==> flow/design.v <==
`timescale 1ns / 1ps
module neuron #(
    parameter DATA_WIDTH = 16,
    parameter signed [DATA_WIDTH-1:0] BIAS = 0    
)(
    input clk,
    input rst,
    input [DATA_WIDTH-1:0] data_in,       
    input [DATA_WIDTH-1:0] weight_in,     
    input data_in_valid,
    input data_in_last,                   
    output reg [DATA_WIDTH-1:0] neuron_out,
    output reg neuron_out_valid
);
    localparam SW = 2*DATA_WIDTH;
    function [SW-1:0] sat_add;
        input [SW-1:0] a;
        input [SW-1:0] b;
        reg [SW-1:0] s;
        begin
            s = a + b;
            if (!a[SW-1] && !b[SW-1] && s[SW-1])
                sat_add = {1'b0, {(SW-1){1'b1}}};
            else if (a[SW-1] && b[SW-1] && !s[SW-1])
                sat_add = {1'b1, {(SW-1){1'b0}}};
            else
                sat_add = s;
        end
    endfunction
    reg [SW-1:0] mul;
    reg mul_valid, mul_last;
    reg [SW-1:0] sum;
    reg [SW-1:0] total;
    reg total_valid;
    wire [SW-1:0] sum_next = sat_add(sum, mul);
    wire [SW-1:0] bias_q = {{2{BIAS[DATA_WIDTH-1]}}, BIAS, {(DATA_WIDTH-2){1'b0}}};
    wire [SW-1:0] biased = sat_add(total, bias_q);
    always @(posedge clk) begin
        mul <= $signed(data_in) * $signed(weight_in);
        if (rst) begin
            mul_valid <= 0;
            mul_last <= 0;
            sum <= 0;
            total <= 0;
            total_valid <= 0;
            neuron_out <= 0;
            neuron_out_valid <= 0;
        end else begin
            mul_valid <= data_in_valid;
            mul_last <= data_in_valid && data_in_last;
            total_valid <= 0;
            if (mul_valid) begin
                if (mul_last) begin
                    sum <= 0;
                    total <= sum_next;
                    total_valid <= 1;
                end else begin
                    sum <= sum_next;
                end
            end
            neuron_out_valid <= total_valid;
            if (total_valid) begin
                if (biased[SW-1:SW-3] == 3'b000 || biased[SW-1:SW-3] == 3'b111)
                    neuron_out <= biased[SW-3:DATA_WIDTH-2];
                else if (biased[SW-1])
                    neuron_out <= {1'b1, {(DATA_WIDTH-1){1'b0}}};
                else
                    neuron_out <= {1'b0, {(DATA_WIDTH-1){1'b1}}};
            end
        end
    end
endmodule
`timescale 1ns / 1ps
module Softmax #(
    parameter dataWidth = 16,         
    parameter numInputs = 4          
)(
    input clk,
    input rst,
    input [dataWidth*numInputs-1:0] in,    
    input in_valid,                        
    output reg [dataWidth*numInputs-1:0] out,  
    output reg valid,                      
    output reg [7:0] led_control           
);
localparam STAGE_IDLE = 2'b00,
           STAGE_EXP = 2'b01,
           STAGE_SUM = 2'b10,
           STAGE_NORM = 2'b11;
reg [1:0] state;
reg [dataWidth-1:0] input_array [0:numInputs-1];
reg [dataWidth-1:0] exp_values [0:numInputs-1];  
reg [dataWidth+2-1:0] sum_exp;  
reg [dataWidth-1:0] softmax_output [0:numInputs-1];
reg [1:0] max_class;
reg [4:0] shift_amt;
function [dataWidth-1:0] exp_lut;
    input [3:0] idx;
    begin
        case (idx)
            4'd0:  exp_lut = 16'h0800;  
            4'd1:  exp_lut = 16'h09D0;  
            4'd2:  exp_lut = 16'h0C20;  
            4'd3:  exp_lut = 16'h0F80;  
            4'd4:  exp_lut = 16'h1480;  
            4'd5:  exp_lut = 16'h1C80;  
            4'd6:  exp_lut = 16'h2A00;  
            4'd7:  exp_lut = 16'h4000;  
            4'd8:  exp_lut = 16'h6800;  
            4'd9:  exp_lut = 16'hAC00;  
            4'd10: exp_lut = 16'h1280;  
            4'd11: exp_lut = 16'h1F80;  
            4'd12: exp_lut = 16'h2C00;  
            4'd13: exp_lut = 16'h4C00;  
            4'd14: exp_lut = 16'h8000;  
            default: exp_lut = 16'hD800;  
        endcase
    end
endfunction
function [dataWidth-1:0] exp_function;
    input [dataWidth-1:0] x;
    reg [3:0] lut_idx;
    begin
        lut_idx = x[15:12] + 4'd8;  
        exp_function = exp_lut(lut_idx);
    end
endfunction
function [4:0] get_shift_amount;
    input [dataWidth+2-1:0] sum;
    reg [4:0] shift;
    begin
        shift = 0;
        if (sum[17:14] == 4'b0000) shift = 4;  
        else if (sum[17:15] == 3'b001) shift = 3;  
        else if (sum[17:16] == 2'b01) shift = 2;  
        else if (sum[17] == 1'b1) shift = 1;  
        else shift = 0;  
        get_shift_amount = shift;
    end
endfunction
always @(posedge clk) begin
    if (rst) begin
        state <= STAGE_IDLE;
        out <= 0;
        valid <= 0;
        led_control <= 8'b0;
        sum_exp <= 0;
        for (integer i = 0; i < numInputs; i = i + 1) begin
            input_array[i] <= 0;
            exp_values[i] <= 0;
        end
    end else begin
        valid <= 0;
        case (state)
            STAGE_IDLE: begin
                if (in_valid) begin
                    input_array[0] <= in[15:0];
                    input_array[1] <= in[31:16];
                    input_array[2] <= in[47:32];
                    input_array[3] <= in[63:48];
                    state <= STAGE_EXP;
                end
            end
            STAGE_EXP: begin
                exp_values[0] <= exp_function(input_array[0]);
                exp_values[1] <= exp_function(input_array[1]);
                exp_values[2] <= exp_function(input_array[2]);
                exp_values[3] <= exp_function(input_array[3]);
                state <= STAGE_SUM;
            end
            STAGE_SUM: begin
                sum_exp <= exp_values[0] + exp_values[1] + exp_values[2] + exp_values[3];
                state <= STAGE_NORM;
            end
            STAGE_NORM: begin
                shift_amt = get_shift_amount(sum_exp);
                softmax_output[0] = exp_values[0] >> shift_amt;
                softmax_output[1] = exp_values[1] >> shift_amt;
                softmax_output[2] = exp_values[2] >> shift_amt;
                softmax_output[3] = exp_values[3] >> shift_amt;
                out <= {softmax_output[3], softmax_output[2], softmax_output[1], softmax_output[0]};
                max_class = 0;
                if (softmax_output[1] > softmax_output[max_class]) max_class = 1;
                if (softmax_output[2] > softmax_output[max_class]) max_class = 2;
                if (softmax_output[3] > softmax_output[max_class]) max_class = 3;
                case (max_class)
                    2'b00: led_control <= 8'b00000001;  
                    2'b01: led_control <= 8'b00000010;  
                    2'b10: led_control <= 8'b00000100;  
                    2'b11: led_control <= 8'b00001000;  
                    default: led_control <= 8'b00000000;
                endcase
                valid <= 1;
                state <= STAGE_IDLE;
            end
        endcase
    end
end
endmodule
`timescale 1ns / 1ps
module fc_head #(
    parameter DATA_WIDTH = 16,
    parameter NUM_INPUTS = 1024,
    parameter NUM_OUTPUTS = 4
)(
    input clk,
    input rst,
    input [DATA_WIDTH-1:0] myinput,
    input [DATA_WIDTH*NUM_OUTPUTS-1:0] myweights,
    input myinputValid,
    output [DATA_WIDTH*NUM_OUTPUTS-1:0] softmax_out,
    output softmax_valid,
    output [7:0] led_control,
    output [DATA_WIDTH*NUM_OUTPUTS-1:0] logits
);
    reg [$clog2(NUM_INPUTS)-1:0] input_count;
    reg [DATA_WIDTH-1:0] input_d;
    reg input_valid_d, input_last_d;
    reg [DATA_WIDTH*NUM_OUTPUTS-1:0] weights;
    always @(posedge clk) begin
        input_d <= myinput;
        weights <= myweights;
        if (rst) begin
            input_count <= 0;
            input_valid_d <= 0;
            input_last_d <= 0;
        end else begin
            input_valid_d <= myinputValid;
            input_last_d <= myinputValid && (input_count == NUM_INPUTS-1);
            if (myinputValid)
                input_count <= input_count + 1;
        end
    end
    wire [NUM_OUTPUTS-1:0] neuron_valid;
    localparam [DATA_WIDTH*NUM_OUTPUTS-1:0] BIASES = {16'h003C, 16'h0001, 16'hFFD1, 16'h0006};
    genvar i;
    generate
        for (i = 0; i < NUM_OUTPUTS; i = i + 1) begin : output_layer
            neuron #(
                .DATA_WIDTH(DATA_WIDTH),
                .BIAS(BIASES[(i+1)*DATA_WIDTH-1 -: DATA_WIDTH])
            ) neuron_output (
                .clk(clk),
                .rst(rst),
                .data_in(input_d),
                .weight_in(weights[(i+1)*DATA_WIDTH-1 -: DATA_WIDTH]),
                .data_in_valid(input_valid_d),
                .data_in_last(input_last_d),
                .neuron_out(logits[(i+1)*DATA_WIDTH-1 -: DATA_WIDTH]),
                .neuron_out_valid(neuron_valid[i])
            );
        end
    endgenerate
    Softmax #(
        .dataWidth(DATA_WIDTH),
        .numInputs(NUM_OUTPUTS)
    ) softmax_inst (
        .clk(clk),
        .rst(rst),
        .in(logits),
        .in_valid(neuron_valid[0]),
        .out(softmax_out),
        .valid(softmax_valid),
        .led_control(led_control)
    );
endmodule
# Tool chain data of fc_head
# What the tools print for fc_head, step after step.
# Lines are those of the file above, counted from 1.
# Operators carry their Yosys type and port widths (W data, S select, Z words).
# Library cell names are shortened.
# Not given: -
[inputs] design="fc_head" clock_port="clk" lib="sky130hd" lib_corner="tt_025C_1v80"

# After elaboration
# Yosys after proc, flatten, opt, wreduce and memory -nomap, before mapping. Print and check cells are not counted. Equal cells are merged and count once.
# Yosys's memory passes give these memory sizes; they may raise the number of words (mostly to a power of two), join words into wider ones and drop unused or constant bits.
[bits] mem_bits_ro=768 word_cells=198 clocked_rd_ports_x_width=48 ff_bits=765 n_memories=4
[memory_table] name="(no name shown)" size=16 word_bits=12 read_ports=1 wr=0 line_no=100 rtl="case (idx)"
[memory_table] name="(no name shown)" size=16 word_bits=12 read_ports=1 wr=0 line_no=100
[memory_table] name="(no name shown)" size=16 word_bits=12 read_ports=1 wr=0 line_no=100
[memory_table] name="(no name shown)" size=16 word_bits=12 read_ports=1 wr=0 line_no=100
[op_classes] shifts=4 n_logic=1 n_addsub=16 compare=3 mux=52 reduce_logical=56 equal=20 mul=4
[ops] operator="$mul A16 B16 Y32" n=4
[ops] operator="$mux W32" n=16
[ops] operator="$mux W16" n=14
[ops] operator="$add A32 B32 Y32" n=4
[ops] operator="$pmux W16 S4" n=2
[ops] operator="$shr A16 B5 Y16" n=4
[ops] operator="$gt A16 B16 Y1" n=3
[ops] operator="$add A18 B16 Y18" n=2
[ops] operator="$add A32 B15 Y32 const B" n=1
[ops] operator="$add A32 B17 Y32 const B" n=1
[ops] operator="$add A32 B20 Y32 const B" n=1
[ops] operator="$add A32 B32 Y32 const B" n=1
[ops] operator="$pmux W8 S4" n=1
[ops] operator="$mux W5" n=5
[ops] operator="$logic_and A1 B1 Y1" n=22
[ops] operator="$mux W2" n=9
[ops] operator="$add A16 B16 Y17" n=1
[ops] operator="$logic_not A1 Y1" n=16
[ops] operator="$eq A2 B2 Y1 const B" n=8
[ops] operator="$add A4 B4 Y4 const B" n=4
[ops] operator="$eq A3 B3 Y1 const B" n=4
[ops] operator="$logic_not A3 Y1" n=4
[ops] operator="$add A10 B1 Y10 const B" n=1
[ops] operator="$eq A10 B10 Y1 const B" n=1
[ops] operator="$eq A2 B1 Y1 const B" n=5
[ops] operator="$logic_not A2 Y1" n=4
[ops] operator="$pmux W2 S4" n=1
[ops] operator="$reduce_and A2 Y1" n=3
# Not listed: further kinds 8, cells in them 14.

# Longest topological paths
# Depth = most cells in a row (Yosys ltp): at word level without a register or memory, in the mapped netlist without a sequential cell, where the memories' decode and read muxes count.
[depth] depth_word=31 ABC_AREA=0 ltp_mapped=42 ltp_nobuf=36

# Netlist
# The flow's flattened synthesis, as Yosys stat reports it; memories are mapped. The netlist is that of the ABC_AREA named above (0 if unset); the other value can give another one.
[types] type="fa_1" n=1068 type_area_um2=2.14E+04
[types] type="dfxtp_1" n=625 type_area_um2=12512
[types] type="ha_1" n=561 type_area_um2=7.02E+03
[types] type="inv_1" n=1269 type_area_um2=4.76E+03
[types] type="nand2_1" n=1024 type_area_um2=3.84E+03
[types] type="and2_1" n=412 type_area_um2=2.58E+03
[types] type="a21oi_1" n=445 type_area_um2=2.23E+03
[types] type="xnor2_1" n=207 type_area_um2=1.81E+03
[types] type="nor2_1" n=440 type_area_um2=1.65E+03
[types] type="o21ai_0" n=267 type_area_um2=1.34E+03
[types] type="clkbuf_1" n=350 type_area_um2=1313.76
[types] type="mux2i_1" n=120 type_area_um2=1.2E+03
[types] type="a211oi_1" n=110 type_area_um2=825.792
[types] type="a21o_1" n=107 type_area_um2=803.27
[types] type="nand2b_1" n=128 type_area_um2=800.768
[types] type="xor2_1" n=85 type_area_um2=744.464
[types] type="a31oi_1" n=82 type_area_um2=512.992
[types] type="nand3_1" n=99 type_area_um2=495.475
# Not listed: further types 71, cells in them 653.
[synth_totals] cells=8052 buffers=378 ff_cells=625 mapped_area_um2=70651.5
# By module: a second synthesis without flattening, with its own total; a netlist apart from the flattened one above.
[hier_totals] hier_cells=8236 hier_area_um2=72570.9
# Each row is one instance without its submodules.
[modules] module="neuron" area_um2=15302.2 n_cells=1742 mod_seq_area_um2=2042.0 instances=1
[modules] module="neuron" area_um2=15237.1 n_cells=1749 mod_seq_area_um2=2042.0 instances=1
[modules] module="neuron" area_um2=15199.6 n_cells=1709 mod_seq_area_um2=2042.0 instances=1
[modules] module="neuron" area_um2=15059.4 n_cells=1723 mod_seq_area_um2=2042.0 instances=1
[modules] module="Softmax" area_um2=9676.8 n_cells=1180 mod_seq_area_um2=2742.6 instances=1
[modules] module="fc_head" area_um2=2095.8 n_cells=133 mod_seq_area_um2=1841.8 instances=1

# Timing after synthesis
# Source: OpenSTA report_checks on the synthesized netlist (no wires, ideal clock, input and output delay 20% of the period each), path of least setup slack; recovery checks are left aside. Register names are those of the netlist, which keeps one name where synthesis merged equal registers.
[synth_path] kind="register to register" startpoint="reg softmax_inst.sum_exp[16]" endpoint="reg softmax_inst.led_control[1]" path_buffers=6 path_stages=40 setup_ps=117 arrival_ps=7550 path_delay_ps=7667 setup_slack_ps=332 clock_period_ps=8000 synth_period_reached_ps=7668
# "path_delay_ps" is the arrival time less input delay plus setup time.
# "path_stages": output pins that drive a net of the path, with the launching flip-flop's if there is one; two outputs of one cell count as two.
# "synth_period_reached_ps" is the clock period less the worst setup slack; recovery checks do not enter. This is arithmetic on one report: input and output delays are still those of the set period (20% each).
# Between the ends stands the longest chain of elaborated cells between them, by number of cells; it is not shown to be the way that was timed. Of several equally long chains one is given.
# Each line given opens the expression or statement behind the cell; cells for indexed reads and writes are added by Yosys, which also makes memories of some case tables.
# A register here has more assigning lines than the two given.
[synth_between] path_cell_list="dfxtp_1 buf_4 clkbuf_1 nor2_1 or2_2 clkbuf_1 clkbuf_1 nand2_1 nand3_1 a31oi_1 inv_1 ha_1 and4_1 nand2_1 o41a_1 o31ai_2 a21oi_2 a41oi_4 (+4 left out) a21o_1 a21oi_1 nor2_1 a211o_1 o2111ai_1 nand2_1 clkbuf_1 mux2_2 ha_1 nor2b_1 o21ai_0 nand2b_1 a21oi_1 o21ai_0 a31oi_1 o31a_1 o21a_1 a32o_1" elab_chain_len=31
[synth_rtl] item="start, declared" line_no=93 rtl="reg [dataWidth+2-1:0] sum_exp;"
[synth_rtl] item="start, assigned" line_no=147 rtl="sum_exp <= 0;"
[synth_rtl] item="start, assigned" line_no=172 rtl="sum_exp <= exp_values[0] + exp_values[1] + exp_values[2] + exp_values[3];"
[synth_rtl] item="$eq A2 B1 Y1" line_no=135 rtl="else if (sum[17:16] == 2'b01) shift = 2;"
[synth_rtl] item="$mux W5" line_no=135
[synth_rtl] item="$mux W5" line_no=134 rtl="else if (sum[17:15] == 3'b001) shift = 3;"
[synth_rtl] item="$mux W5" line_no=133 rtl="if (sum[17:14] == 4'b0000) shift = 4;"
[synth_rtl] item="$mux W5" line_no=154 rtl="case (state)"
[synth_rtl] item="$mux W5" line_no=142 rtl="if (rst) begin"
[synth_rtl] item="$shr A16 B5 Y16" line_no=177 rtl="softmax_output[0] = exp_values[0] >> shift_amt;"
[synth_rtl] item="(+17 left out)"
[synth_rtl] item="$mux W16" line_no=142
[synth_rtl] item="$gt A16 B16 Y1" line_no=185 rtl="if (softmax_output[3] > softmax_output[max_class]) max_class = 3;"
[synth_rtl] item="$mux W2" line_no=185
[synth_rtl] item="$mux W2" line_no=154
[synth_rtl] item="$mux W2" line_no=142
[synth_rtl] item="$eq A2 B2 Y1" line_no=186 rtl="case (max_class)"
[synth_rtl] item="$pmux W8 S4" line_no=186
[synth_rtl] item="end, assigned" line_no=187 rtl="2'b00: led_control <= 8'b00000001;"
[synth_rtl] item="end, assigned" line_no=188 rtl="2'b01: led_control <= 8'b00000010;"
[synth_rtl] item="end, declared" line_no=84 rtl="output reg [7:0] led_control"

# Timing after layout
# Path of least setup slack in the final report of stored run 1 (OpenROAD, finished layout, wires in). Where an end is a register, its clock arrival counts in the times.
# The path's times are printed in steps of 10 ps; the period is the one set.
[layout_path] kind="register to register" startpoint="reg softmax_inst.sum_exp[15]" endpoint="reg softmax_inst.led_control[3]" setup_slack_ps=720 arrival_ps=7880 path_buffers=7 clock_period_ps=8000 setup_ps=150 path_stages=43
# Between the ends stands the longest chain of elaborated cells between them, by number of cells; it is not shown to be the way that was timed. Of several equally long chains one is given.
# A register here has more assigning lines than the two given.
[layout_between] path_cell_list="dfxtp_4 buf_4 nor2_4 or2_4 buf_4 nand2_1 and3_1 a21oi_1 mux2i_2 inv_1 ha_4 and4_4 nand2_4 o41a_1 o31ai_2 a21oi_2 a41oi_4 buf_6 (+7 left out) o21ai_1 a21boi_2 o2111ai_4 nand2_8 buf_6 nand2_1 o21a_1 ha_2 a21o_1 a21o_1 a21oi_1 o21ai_1 a21o_1 a21oi_1 o31a_1 o21a_2 buf_4 nor3_2" elab_chain_len=30
[layout_rtl] item="start, declared" line_no=93 rtl="reg [dataWidth+2-1:0] sum_exp;"
[layout_rtl] item="start, assigned" line_no=147 rtl="sum_exp <= 0;"
[layout_rtl] item="start, assigned" line_no=172 rtl="sum_exp <= exp_values[0] + exp_values[1] + exp_values[2] + exp_values[3];"
[layout_rtl] item="$eq A3 B1 Y1" line_no=134 rtl="else if (sum[17:15] == 3'b001) shift = 3;"
[layout_rtl] item="$mux W5" line_no=134
[layout_rtl] item="$mux W5" line_no=133 rtl="if (sum[17:14] == 4'b0000) shift = 4;"
[layout_rtl] item="$mux W5" line_no=154 rtl="case (state)"
[layout_rtl] item="$mux W5" line_no=142 rtl="if (rst) begin"
[layout_rtl] item="$shr A16 B5 Y16" line_no=177 rtl="softmax_output[0] = exp_values[0] >> shift_amt;"
[layout_rtl] item="$mux W16" line_no=154
[layout_rtl] item="(+16 left out)"
[layout_rtl] item="$mux W16" line_no=142
[layout_rtl] item="$gt A16 B16 Y1" line_no=185 rtl="if (softmax_output[3] > softmax_output[max_class]) max_class = 3;"
[layout_rtl] item="$mux W2" line_no=185
[layout_rtl] item="$mux W2" line_no=154
[layout_rtl] item="$mux W2" line_no=142
[layout_rtl] item="$eq A2 B2 Y1" line_no=186 rtl="case (max_class)"
[layout_rtl] item="$pmux W8 S4" line_no=186
[layout_rtl] item="end, assigned" line_no=187 rtl="2'b00: led_control <= 8'b00000001;"
[layout_rtl] item="end, assigned" line_no=188 rtl="2'b01: led_control <= 8'b00000010;"
[layout_rtl] item="end, declared" line_no=84 rtl="output reg [7:0] led_control"

Hand-over note for fc_head

Module fc_head, platform sky130hd: 4 stored runs of the flow (Yosys, OpenROAD) with differing settings, in no particular order. Input and output delays are each 20% of the period that was set; the output load is 0.01 pF.
"achieved clock period" means the clock period less the worst setup slack. The figure is calculated, with input and output delays left at 20% of the set period.
"worst setup path time" means the part of the period allowed to the worst setup path (the constraints hold back 20% at inputs and 20% at outputs) less its slack; where the path has registers, the arrival times of their clocks count too.
"worst setup path time" is known to 10 ps.
[stored run 1] settings: ABC_AREA=0, CAP_MARGIN=40, CELL_PAD_IN_SITES_DETAIL_PLACEMENT=2, CELL_PAD_IN_SITES_GLOBAL_PLACEMENT=3, CORE_UTILIZATION=40, GPL_ROUTABILITY_DRIVEN=0, HOLD_SLACK_MARGIN=0.12, MIN_ROUTING_LAYER=met2, SETUP_SLACK_MARGIN=2.34, period_ns=8.0, CORE_MARGIN=2, SLEW_MARGIN=20
[stored run 1] result: chip area after synthesis (Yosys) 70651.5 um^2, die area 180005.0 um^2, utilization 49.6 %, worst setup slack after layout 724 ps, total negative slack 0 ps, achieved clock period 7276 ps, worst setup path time 7280 ps, worst setup path kind register to register
[stored run 2] settings: CORE_UTILIZATION=39, CTS_CLUSTER_DIAMETER=268, CTS_CLUSTER_SIZE=76, GPL_ROUTABILITY_DRIVEN=1, GPL_TIMING_DRIVEN=0, MAX_ROUTING_LAYER=met4, MIN_ROUTING_LAYER=met1, PLACE_DENSITY_LB_ADDON=0.02, SETUP_SLACK_MARGIN=-0.1, TNS_END_PERCENT=5, period_ns=7.85, CAP_MARGIN=20, CORE_MARGIN=2, SLEW_MARGIN=20
[stored run 2] result: chip area after synthesis (Yosys) 70651.5 um^2, die area 184578.0 um^2, utilization 42.8 %, worst setup slack after layout 187 ps, total negative slack 0 ps, achieved clock period 7663 ps, worst setup path time 7660 ps, worst setup path kind register to register
[stored run 3] settings: CORE_UTILIZATION=40, period_ns=4.94, CAP_MARGIN=20, CORE_MARGIN=2, SLEW_MARGIN=20
[stored run 3] result: chip area after synthesis (Yosys) 70651.5 um^2, die area 180005.0 um^2, utilization 51.7 %, worst setup slack after layout -2016 ps, total negative slack -73086 ps, achieved clock period 6956 ps, worst setup path time 6960 ps, worst setup path kind register to register
[stored run 4] settings: ABC_AREA=0, CELL_PAD_IN_SITES_DETAIL_PLACEMENT=2, CELL_PAD_IN_SITES_GLOBAL_PLACEMENT=2, CORE_MARGIN=2, CORE_UTILIZATION=38, CTS_CLUSTER_DIAMETER=222, CTS_CLUSTER_SIZE=87, GPL_TIMING_DRIVEN=1, HOLD_SLACK_MARGIN=0.26, PLACE_DENSITY_LB_ADDON=0.04, SETUP_SLACK_MARGIN=0.74, period_ns=8.85, CAP_MARGIN=20, SLEW_MARGIN=20
[stored run 4] result: chip area after synthesis (Yosys) 70651.5 um^2, die area 189390.0 um^2, utilization 41.2 %, worst setup slack after layout 1123 ps, total negative slack 0 ps, achieved clock period 7727 ps, worst setup path time 7730 ps, worst setup path kind register to register

End of note.
